==> flow/design.v <==
`timescale 1ns / 1ps
module BlockA(
	input a,
	input b,
	input c_in,
	output s,
	output g,
	output p
	);
assign s = a ^ b ^ c_in;
assign g = a & b;
assign p = a | b;
endmodule
module BlockB(
	input c_in,
	input G_ij,
	input G_jk,
	input P_ij,
	input P_jk,
	output c_pass,
	output c_out,
	output G_out,
	output P_out
	);
assign G_out = G_jk | (P_jk & G_ij);
assign P_out = P_jk & P_ij;
assign c_pass = c_in;
assign c_out = G_ij | (P_ij & c_in);
endmodule
`timescale 1ns / 1ps
module EightBitAdder(
    input [7:0] a,
    input [7:0] b,
	 input carry_in,
    output [7:0] s,
    output carry_out
    );
		wire c [0:14];
		wire g [0:14];
		wire p [0:14];
		assign c[14] = carry_in;
		assign carry_out = g[14]|(p[14]&carry_in);
		generate
		genvar i;
			for(i = 0; i<8; i = i+1)
			begin: Block_Generator
				BlockA A(
					.a(a[i]),
					.b(b[i]),
					.s(s[i]),
					.g(g[i]),
					.p(p[i]),
					.c_in(c[i])
					);
				if	(i < 7)
					BlockB B(
						.c_in(c[i+8]),
						.c_pass(c[2*i]),
						.c_out(c[2*i+1]),
						.G_ij(g[2*i]),
						.G_jk(g[2*i+1]),
						.G_out(g[i+8]),
						.P_ij(p[2*i]),
						.P_jk(p[2*i+1]),
						.P_out(p[i+8])
						);
			end
		endgenerate
endmodule
`timescale 1ns / 1ps
module AddSubCLA129Bits(
		input [128:0] a,
		input [128:0] b,
		input add_sub,
		output [128:0] s,
		output carry_out
		);
		wire c [0:254];
		wire g [0:254];
		wire p [0:254];
		wire b_add_sub [128:0];
		wire [1:0] g_con, p_con;
		wire c_con;
		assign carry_out = (g_con[1]|(p_con[1]&add_sub))^add_sub;
		generate
		genvar i;
			for(i = 0; i<129; i = i+1)
			begin: Block_Generator
				if (i < 128)
					BlockA A(
						.a(a[i]),
						.b(b_add_sub[i]),
						.s(s[i]),
						.g(g[i]),
						.p(p[i]),
						.c_in(c[i])
						);
				if	(i < 127)
					BlockB B(
						.c_in(c[i+128]),
						.c_pass(c[2*i]),
						.c_out(c[2*i+1]),
						.G_ij(g[2*i]),
						.G_jk(g[2*i+1]),
						.G_out(g[i+128]),
						.P_ij(p[2*i]),
						.P_jk(p[2*i+1]),
						.P_out(p[i+128])
						);
				assign b_add_sub[i] = b[i]^add_sub;
			end
		endgenerate
		BlockA LastBit_A(
			.a(a[128]),
			.b(b_add_sub[128]),
			.s(s[128]),
			.g(g_con[0]),
			.p(p_con[0]),
			.c_in(c_con)
			);
		BlockB B_08(
			.c_in(add_sub),
			.c_pass(c[254]),
			.c_out(c_con),
			.G_ij(g[254]),
			.G_jk(g_con[0]),
			.G_out(g_con[1]),
			.P_ij(p[254]),
			.P_jk(p_con[0]),
			.P_out(p_con[1])
			);
endmodule
`timescale 1ns / 1ps
module SequentialNonrestoringDivider128Bit(
    input [127:0] dividend_q,
    input [127:0] divisor_m,
    input clk,
	 input reset_n,
    output [127:0] quotient,
	 output [127:0] remainder,
	 output done
    );
	parameter [2:0] 	START = 3'b000,
							SHIFT = 3'b001,
							ACCUM = 3'b010,
							FIX_REMAINDER = 3'b011,
							DONE = 3'b100;
	reg [2:0] state;
	reg [7:0] count;
	reg [127:0] q_shift;
	reg [129:0] a_shift;
	reg add_sub_control;
	wire [129:0] add_sub_out;
	wire [7:0] count_plusone;
	EightBitAdder count_inc (
		.a(count),
		.b(8'b0),
		.carry_in(1'b1),
		.s(count_plusone),
		.carry_out()
		);
	wire add_sub_carry;
	AddSubCLA129Bits add_sub (
		.a(a_shift[128:0]), 
		.b({1'b0, divisor_m}), 
		.add_sub(add_sub_control), 
		.s(add_sub_out[128:0]), 
		.carry_out(add_sub_carry)
		);
	assign add_sub_out[129] = a_shift[129] ^ add_sub_carry;
	always @(posedge clk or negedge reset_n)
	begin
		if (!reset_n) 
			state <= START;
		else
		begin
			case (state)
				START: 			begin
									q_shift <= dividend_q;
									a_shift <= 130'h0;
									add_sub_control <= 1;
									count <= 8'h00;
									state <= SHIFT;
									end
				SHIFT: 			begin
									count <= count + 1;
									{a_shift, q_shift} <= {a_shift[128:0], q_shift, 1'b0};
									state <= ACCUM;
									end
				ACCUM:			begin
									a_shift <= add_sub_out[129:0];
									if (add_sub_out[129])
										begin
										add_sub_control <= 0;
										q_shift[0] <= 0;
										end
									else
										begin
										add_sub_control <= 1;
										q_shift[0] <= 1;
										end
									state <= (count == 8'b10000000)? FIX_REMAINDER : SHIFT;
									end
				FIX_REMAINDER:	begin
									if (a_shift[129])
										begin
										add_sub_control <= 0;
										a_shift <= add_sub_out[129:0];
										state <= FIX_REMAINDER;
										end
									else
										begin
										state <= DONE;
										end
									end
				DONE:				begin
									state <= DONE;
									end
			endcase
		end
	end
	assign done = state[2];
	assign quotient = q_shift;
	assign remainder = a_shift[127:0];
endmodule
Ticket comment

## Reports on SequentialNonrestoringDivider128Bit

Module SequentialNonrestoringDivider128Bit before and after one edit of its RTL, step after step.
Lines under "original" count in the file above, lines under "edited" in the edited file.
"change": "edited" minus "original" as printed here.
Operators: Yosys type, input widths -> output width; for muxes data width and select width s.
The mark -- stands for no value.

| inputs | value |
|---|---|
| design top | SequentialNonrestoringDivider128Bit |
| clock port | clk |
| cell library | sky130hd |
| timing corner | tt_025C_1v80 |

## Diff

The edit as a unified diff against the file above.
This change comes from a script, not from a designer. The edited design behaves differently; no optimisation was intended.

```diff
@@ -8,5 +8,5 @@
 	output p
 	);
-assign s = a ^ b ^ c_in;
+assign s = a ^ b | c_in;
 assign g = a & b;
 assign p = a | b;
```

## Word level

Source: Yosys, flattened and elaborated. Widths are those after wreduce. Registers that Yosys merges into a memory's read port (data or address) are not register bits. Print and check cells do not count. Equal cells are merged and count once.

Storage and ports:

| element | original | edited | change |
|---|---|---|---|
| memories kept | 0 | 0 | 0 |
| word width x clocked read ports | 0 | 0 | 0 |
| bits in registers | 270 | 270 | 0 |
| word-level cells | 1324 | 1324 | 0 |
| latch bits | 0 | 0 | 0 |
| output and inout port bits | 257 | 257 | 0 |
| bits in read-only memories | 0 | 0 | 0 |
| bits in writable memories | 0 | 0 | 0 |

Operators by class:

| element | original | edited | change |
|---|---|---|---|
| shift-type cells | 0 | 0 | 0 |
| muxes and demuxes | 11 | 11 | 0 |
| reductions and logical operators | 11 | 11 | 0 |
| magnitude comparators | 0 | 0 | 0 |
| add/subtract/negate cells | 1 | 1 | 0 |
| eq/ne operators | 6 | 6 | 0 |
| divide/modulo/power cells | 0 | 0 | 0 |
| bitwise logic cells | 1288 | 1288 | 0 |
| $mul | 0 | 0 | 0 |

Operator list:

| cell | original | edited | change |
|---|---|---|---|
| $xor 1x1->1 | 388 | 259 | -129 |
| $or 1x1->1 | 386 | 515 | +129 |
| $and 1x1->1 | 514 | 514 | 0 |
| $reduce_and 2->1 | 3 | 3 | 0 |
| $eq 3x2->1 const B | 2 | 2 | 0 |
| $mux 1 | 2 | 2 | 0 |
| $pmux 1 s3 | 2 | 2 | 0 |
| $reduce_and 3->1 | 2 | 2 | 0 |
| $reduce_bool 3->1 | 2 | 2 | 0 |
| $add 8x1->8 const B | 1 | 1 | 0 |
| $eq 3x1->1 const B | 1 | 1 | 0 |
| $eq 3x3->1 const B | 1 | 1 | 0 |
| $eq 8x8->1 const B | 1 | 1 | 0 |
| $logic_not 3->1 | 1 | 1 | 0 |
| $mux 130 | 1 | 1 | 0 |
| $mux 2 | 1 | 1 | 0 |
| $mux 3 | 1 | 1 | 0 |
| $ne 2x2->1 const B | 1 | 1 | 0 |
| $pmux 127 s2 | 1 | 1 | 0 |
| $pmux 130 s4 | 1 | 1 | 0 |
| $pmux 3 s5 | 1 | 1 | 0 |
| $pmux 8 s2 | 1 | 1 | 0 |
| $reduce_bool 2->1 | 1 | 1 | 0 |
| $reduce_bool 4->1 | 1 | 1 | 0 |
| $reduce_bool 5->1 | 1 | 1 | 0 |

## Longest topological paths

Depth = most cells in a row (Yosys ltp): at word level without a register or memory, in the mapped netlist without a sequential cell, where the memories' decode and read muxes count.

Depth:

| element | original | edited | change |
|---|---|---|---|
| depth in word-level cells | 30 | 30 | 0 |
| ABC_AREA | 0 | 0 | -- |
| gate-level depth with buffers | 22 | 22 | 0 |
| gate-level depth less buffers | 19 | 20 | +1 |

## After synthesis

The flow's flattened synthesis, as Yosys stat reports it; memories are mapped. The netlist is that of the ABC_AREA named above (0 if unset); the other value can give another one.

Cells by type:

| cell | original | edited | change |
|---|---|---|---|
| sky130_fd_sc_hd__o21ai_0 | 48 | 117 | +69 |
| sky130_fd_sc_hd__fa_1 | 63 | 0 | -63 |
| sky130_fd_sc_hd__o22ai_1 | 94 | 52 | -42 |
| sky130_fd_sc_hd__xnor2_1 | 47 | 12 | -35 |
| sky130_fd_sc_hd__nor2b_1 | 7 | 38 | +31 |
| sky130_fd_sc_hd__xor2_1 | 152 | 122 | -30 |
| sky130_fd_sc_hd__nand2_1 | 440 | 420 | -20 |
| sky130_fd_sc_hd__nor2_1 | 89 | 70 | -19 |
| sky130_fd_sc_hd__a21oi_1 | 71 | 90 | +19 |
| sky130_fd_sc_hd__a211oi_1 | 1 | 19 | +18 |
| sky130_fd_sc_hd__a22oi_1 | 1 | 14 | +13 |
| sky130_fd_sc_hd__o211ai_1 | 0 | 11 | +11 |
| sky130_fd_sc_hd__clkbuf_1 | 59 | 69 | +10 |
| sky130_fd_sc_hd__o21bai_1 | 20 | 29 | +9 |
| sky130_fd_sc_hd__or3_1 | 2 | 11 | +9 |
| sky130_fd_sc_hd__nor3_1 | 5 | 13 | +8 |
| sky130_fd_sc_hd__o221ai_1 | 2 | 10 | +8 |
| sky130_fd_sc_hd__buf_1 | 15 | 8 | -7 |

Not every row of either side is listed.

Synthesis totals:

| element | original | edited | change |
|---|---|---|---|
| flip-flops | 270 | 270 | 0 |
| chip area (Yosys) (mm^2) | 0.0213567 | 0.0204734 | -0.0008833 |
| mapped cells | 2250 | 2261 | +11 |
| buffers | 203 | 205 | +2 |

The figures by module come from a second, unflattened synthesis with its own total; it is not the netlist above.

Unflattened totals:

| element | original | edited | change |
|---|---|---|---|
| cells (unflattened synthesis) | 2461 | 2461 | 0 |
| area (unflattened synthesis) (mm^2) | 0.0232435 | 0.0229207 | -0.0003228 |

Each row is one instance without its submodules.

Modules, original:

| module | seq. area (mm^2) | cells | instances | area (mm^2) |
|---|---|---|---|---|
| SequentialNonrestoringDivider128Bit | 0.0080928 | 1029 | 1 | 0.0123506 |
| BlockA | 0 | 6 | 129 | 0.000045 |
| BlockB | 0 | 4 | 128 | 0.0000288 |
| AddSubCLA129Bits | 0 | 146 | 1 | 0.0013988 |

Modules, edited:

| module | seq. area (mm^2) | cells | instances | area (mm^2) |
|---|---|---|---|---|
| SequentialNonrestoringDivider128Bit | 0.0080928 | 1029 | 1 | 0.0123506 |
| BlockA | 0 | 6 | 129 | 0.0000425 |
| BlockB | 0 | 4 | 128 | 0.0000288 |
| AddSubCLA129Bits | 0 | 146 | 1 | 0.0013988 |

## Timing after synthesis

Source: OpenSTA report_checks on the synthesized netlist (no wires, ideal clock, input and output delay 20% of the period each), path of least setup slack; recovery checks are left aside. Register names are those of the netlist, which keeps one name where synthesis merged equal registers.

Timing path post-synthesis:

| element | original | edited | change |
|---|---|---|---|
| path kind | input to register | input to register | -- |
| start point | input reset_n | input reset_n | -- |
| end point | register count[0] | register count[0] | -- |
| path slack (ns) | -1.955 | -1.955 | 0.000 |
| path delay (ns) | 6.354 | 6.354 | 0.000 |
| buffers on the path | 0 | 0 | 0 |
| launch time at the first pin (ns) | 1.100 | 1.100 | 0.000 |
| driving pins on the path | 2 | 2 | 0 |
| period (ns) | 5.5 | 5.5 | 0.0 |
| input delay (ns) | 1.100 | 1.100 | 0.000 |
| arrival time (ns) | 6.823 | 6.823 | 0.000 |
| synthesis period reached (ns) | 7.455 | 7.455 | 0.000 |

"path delay" is the arrival time less input delay plus setup time.
"driving pins on the path": output pins that drive a net of the path, with the launching flip-flop's if there is one; two outputs of one cell count as two.
"synthesis period reached" = period - worst setup slack (recovery checks aside). The figure is calculated, with input and output delays left at 20% of the set period.
The rows between start and end are the longest chain of elaborated cells between them; the timing report does not say that the signal goes this way. Where chains are equally long, one stands for them.
A line is the first line of the expression or statement that the cell stems from. Yosys adds cells for indexed reads and writes and turns some case tables into memories.

| between the ends, post-synthesis, original | value |
|---|---|
| cell sequence | sky130_fd_sc_hd__nand2b_1 -> sky130_fd_sc_hd__nor2_1 |
| cells in the longest elaborated chain | 1 |
| elaborated cells on any way between the ends | 1 |
| classes of those cells | reduce/logical: 1 |

RTL lines, path post-synthesis, original:

| element | line | RTL |
|---|---|---|
| start, declared | 138 | `input reset_n,` |
| $reduce_and 2->1 | -- |  |
| end, assigned | 182 | `count <= 8'h00;` |
| end, assigned | 186 | `count <= count + 1;` |
| end, declared | 149 | `reg [7:0] count;` |

| between the ends, post-synthesis, edited | value |
|---|---|
| cell sequence | sky130_fd_sc_hd__nand2b_1 -> sky130_fd_sc_hd__nor2_1 |
| cells in the longest elaborated chain | 1 |
| elaborated cells on any way between the ends | 1 |
| classes of those cells | reduce/logical: 1 |

RTL lines, path post-synthesis, edited:

| element | line | RTL |
|---|---|---|
| start, declared | 138 | `input reset_n,` |
| $reduce_and 2->1 | -- |  |
| end, assigned | 182 | `count <= 8'h00;` |
| end, assigned | 186 | `count <= count + 1;` |
| end, declared | 149 | `reg [7:0] count;` |

## Path in the finished layout

From the final timing report of each run of set A: the path of least setup slack in the routed layout; clock arrival at registers is part of the times.

Timing path after layout:

| element | original | edited | change |
|---|---|---|---|
| path kind | input to register | input to register | -- |
| start point | input divisor_m[49] | input divisor_m[21] | -- |
| end point | register a_shift[119] | register a_shift[129] | -- |
| period (ns) | 5.26 | 5.26 | 0.00 |
| buffers on the path | 2 | 1 | -1 |
| driving pins on the path | 19 | 20 | +1 |
| input delay (ns) | 1.05 | 1.05 | 0.00 |
| path slack (ns) | 0.30 | 0.30 | 0.00 |
| arrival time (ns) | 5.24 | 5.25 | +0.01 |
| launch time at the first pin (ns) | 1.05 | 1.05 | 0.00 |

The rows between start and end are the longest chain of elaborated cells between them; the timing report does not say that the signal goes this way. Where chains are equally long, one stands for them.
At most two assigning lines are given for a register; there are more.

| between the ends, after layout, original | value |
|---|---|
| cell sequence | sky130_fd_sc_hd__clkdlybuf4s50_1 -> sky130_fd_sc_hd__xor2_1 -> sky130_fd_sc_hd__inv_1 -> sky130_fd_sc_hd__ha_1 -> sky130_fd_sc_hd__inv_1 -> sky130_fd_sc_hd__a21oi_1 -> sky130_fd_sc_hd__o31ai_1 -> sky130_fd_sc_hd__a211oi_1 -> sky130_fd_sc_hd__o21ai_0 -> sky130_fd_sc_hd__a21o_1 -> sky130_fd_sc_hd__o211ai_4 -> sky130_fd_sc_hd__o31a_1 -> sky130_fd_sc_hd__buf_4 -> sky130_fd_sc_hd__o31ai_1 -> sky130_fd_sc_hd__a21oi_1 -> sky130_fd_sc_hd__o21ba_2 -> sky130_fd_sc_hd__fa_1 -> sky130_fd_sc_hd__xor2_1 -> sky130_fd_sc_hd__o22ai_1 |
| cells in the longest elaborated chain | 26 |
| elaborated cells on any way between the ends | 36 |
| classes of those cells | mux: 2; logic: 34 |

RTL lines, path after layout, original:

| element | line | RTL |
|---|---|---|
| start, declared | 136 | `input [127:0] divisor_m,` |
| $xor 1x1->1 | 110 | `assign b_add_sub[i] = b[i]^add_sub;` |
| $or 1x1->1 | 12 | `assign p = a \| b;` |
| $and 1x1->1 | 25 | `assign G_out = G_jk \| (P_jk & G_ij);` |
| $or 1x1->1 | 25 |  |
| $and 1x1->1 | 25 |  |
| $or 1x1->1 | 25 |  |
| $and 1x1->1 | 25 |  |
| [... 12 more ...] | -- |  |
| $and 1x1->1 | 28 | `assign c_out = G_ij \| (P_ij & c_in);` |
| $or 1x1->1 | 28 |  |
| $and 1x1->1 | 28 |  |
| $or 1x1->1 | 28 |  |
| $xor 1x1->1 | 10 | `assign s = a ^ b ^ c_in;` |
| $mux 130 | 205 | `if (a_shift[129])` |
| $pmux 130 s4 | 177 | `case (state)` |
| end, assigned | 191 | `a_shift <= add_sub_out[129:0];` |
| end, assigned | 208 | `a_shift <= add_sub_out[129:0];` |
| end, declared | 151 | `reg [129:0] a_shift;` |

| between the ends, after layout, edited | value |
|---|---|
| cell sequence | sky130_fd_sc_hd__clkdlybuf4s50_1 -> sky130_fd_sc_hd__xor2_1 -> sky130_fd_sc_hd__inv_1 -> sky130_fd_sc_hd__ha_1 -> sky130_fd_sc_hd__or4_4 -> sky130_fd_sc_hd__nor2b_1 -> sky130_fd_sc_hd__nand3_1 -> sky130_fd_sc_hd__or3_1 -> sky130_fd_sc_hd__o211a_1 -> sky130_fd_sc_hd__and2_4 -> sky130_fd_sc_hd__o41ai_4 -> sky130_fd_sc_hd__a21boi_1 -> sky130_fd_sc_hd__o41ai_2 -> sky130_fd_sc_hd__a221o_2 -> sky130_fd_sc_hd__or4_1 -> sky130_fd_sc_hd__nand3_1 -> sky130_fd_sc_hd__ha_1 -> sky130_fd_sc_hd__inv_1 -> sky130_fd_sc_hd__o21ai_1 -> sky130_fd_sc_hd__o22ai_1 |
| cells in the longest elaborated chain | 21 |
| elaborated cells on any way between the ends | 33 |
| classes of those cells | mux: 2; logic: 31 |

RTL lines, path after layout, edited:

| element | line | RTL |
|---|---|---|
| start, declared | 136 | `input [127:0] divisor_m,` |
| $xor 1x1->1 | 110 | `assign b_add_sub[i] = b[i]^add_sub;` |
| $or 1x1->1 | 12 | `assign p = a \| b;` |
| $and 1x1->1 | 25 | `assign G_out = G_jk \| (P_jk & G_ij);` |
| $or 1x1->1 | 25 |  |
| $and 1x1->1 | 25 |  |
| $or 1x1->1 x2 | 25 |  |
| $and 1x1->1 | 25 |  |
| [... 6 more ...] | -- |  |
| $and 1x1->1 | 25 |  |
| $or 1x1->1 | 25 |  |
| $or 1x1->1 | 84 | `assign carry_out = (g_con[1]\|(p_con[1]&add_sub))^add_sub;` |
| $xor 1x1->1 | 84 |  |
| $xor 1x1->1 | 170 | `assign add_sub_out[129] = a_shift[129] ^ add_sub_carry;` |
| $mux 130 | 205 | `if (a_shift[129])` |
| $pmux 130 s4 | 177 | `case (state)` |
| end, assigned | 191 | `a_shift <= add_sub_out[129:0];` |
| end, assigned | 208 | `a_shift <= add_sub_out[129:0];` |
| end, declared | 151 | `reg [129:0] a_shift;` |

## Layout results

Runs of the flow (Yosys, OpenROAD) on both versions; the two runs of a pair have the same settings. The constraints put input and output delay at 20% of the set period each and load the outputs with 0.01 pF.

| flow settings, set A | value |
|---|---|
| CORE_UTILIZATION | 40 |
| period_ns | 5.26 |
| CAP_MARGIN | 20 |
| CORE_MARGIN | 2 |
| SLEW_MARGIN | 20 |

Results, set A:

| element | original | edited | change |
|---|---|---|---|
| mapped cell area after synthesis (mm^2) | 0.0213567 | 0.0204734 | -0.0008833 |
| power (mW) | 5.623 | 5.404 | -0.219 |
| standard-cell area after layout (mm^2) | 0.0284535 | 0.0272174 | -0.0012361 |
| summed negative setup slack (ns) | 0.000 | 0.000 | 0.000 |
| worst setup slack after layout (ns) | 0.300 | 0.302 | +0.002 |
| worst hold slack after layout (ns) | 0.540 | 0.537 | -0.003 |
| period reached (ns) | 4.960 | 4.958 | -0.002 |
| area of the die (mm^2) | 0.0552556 | 0.0530082 | -0.0022474 |

| flow settings, set B | value |
|---|---|
| CAP_MARGIN | 15 |
| CELL_PAD_IN_SITES_DETAIL_PLACEMENT | 1 |
| CELL_PAD_IN_SITES_GLOBAL_PLACEMENT | 1 |
| CORE_MARGIN | 10 |
| CORE_UTILIZATION | 45 |
| SETUP_SLACK_MARGIN | 0.4 |
| period_ns | 6.58 |
| SLEW_MARGIN | 20 |

Results, set B:

| element | original | edited | change |
|---|---|---|---|
| mapped cell area after synthesis (mm^2) | 0.0213567 | 0.0204734 | -0.0008833 |
| power (mW) | 4.338 | 4.237 | -0.101 |
| standard-cell area after layout (mm^2) | 0.02734 | 0.0264116 | -0.0009284 |
| summed negative setup slack (ns) | 0.000 | 0.000 | 0.000 |
| worst setup slack after layout (ns) | 1.035 | 0.715 | -0.320 |
| worst hold slack after layout (ns) | 0.537 | 0.537 | 0.000 |
| period reached (ns) | 5.545 | 5.865 | +0.320 |
| area of the die (mm^2) | 0.0565726 | 0.0544289 | -0.0021437 |

"period reached" is the run's clock period less its worst setup slack. It is reckoned from that one timing run; input and output delays stay at 20% of the period that was set.
"power" rests on the timing tool's default activity at the inputs, not on a simulated workload.
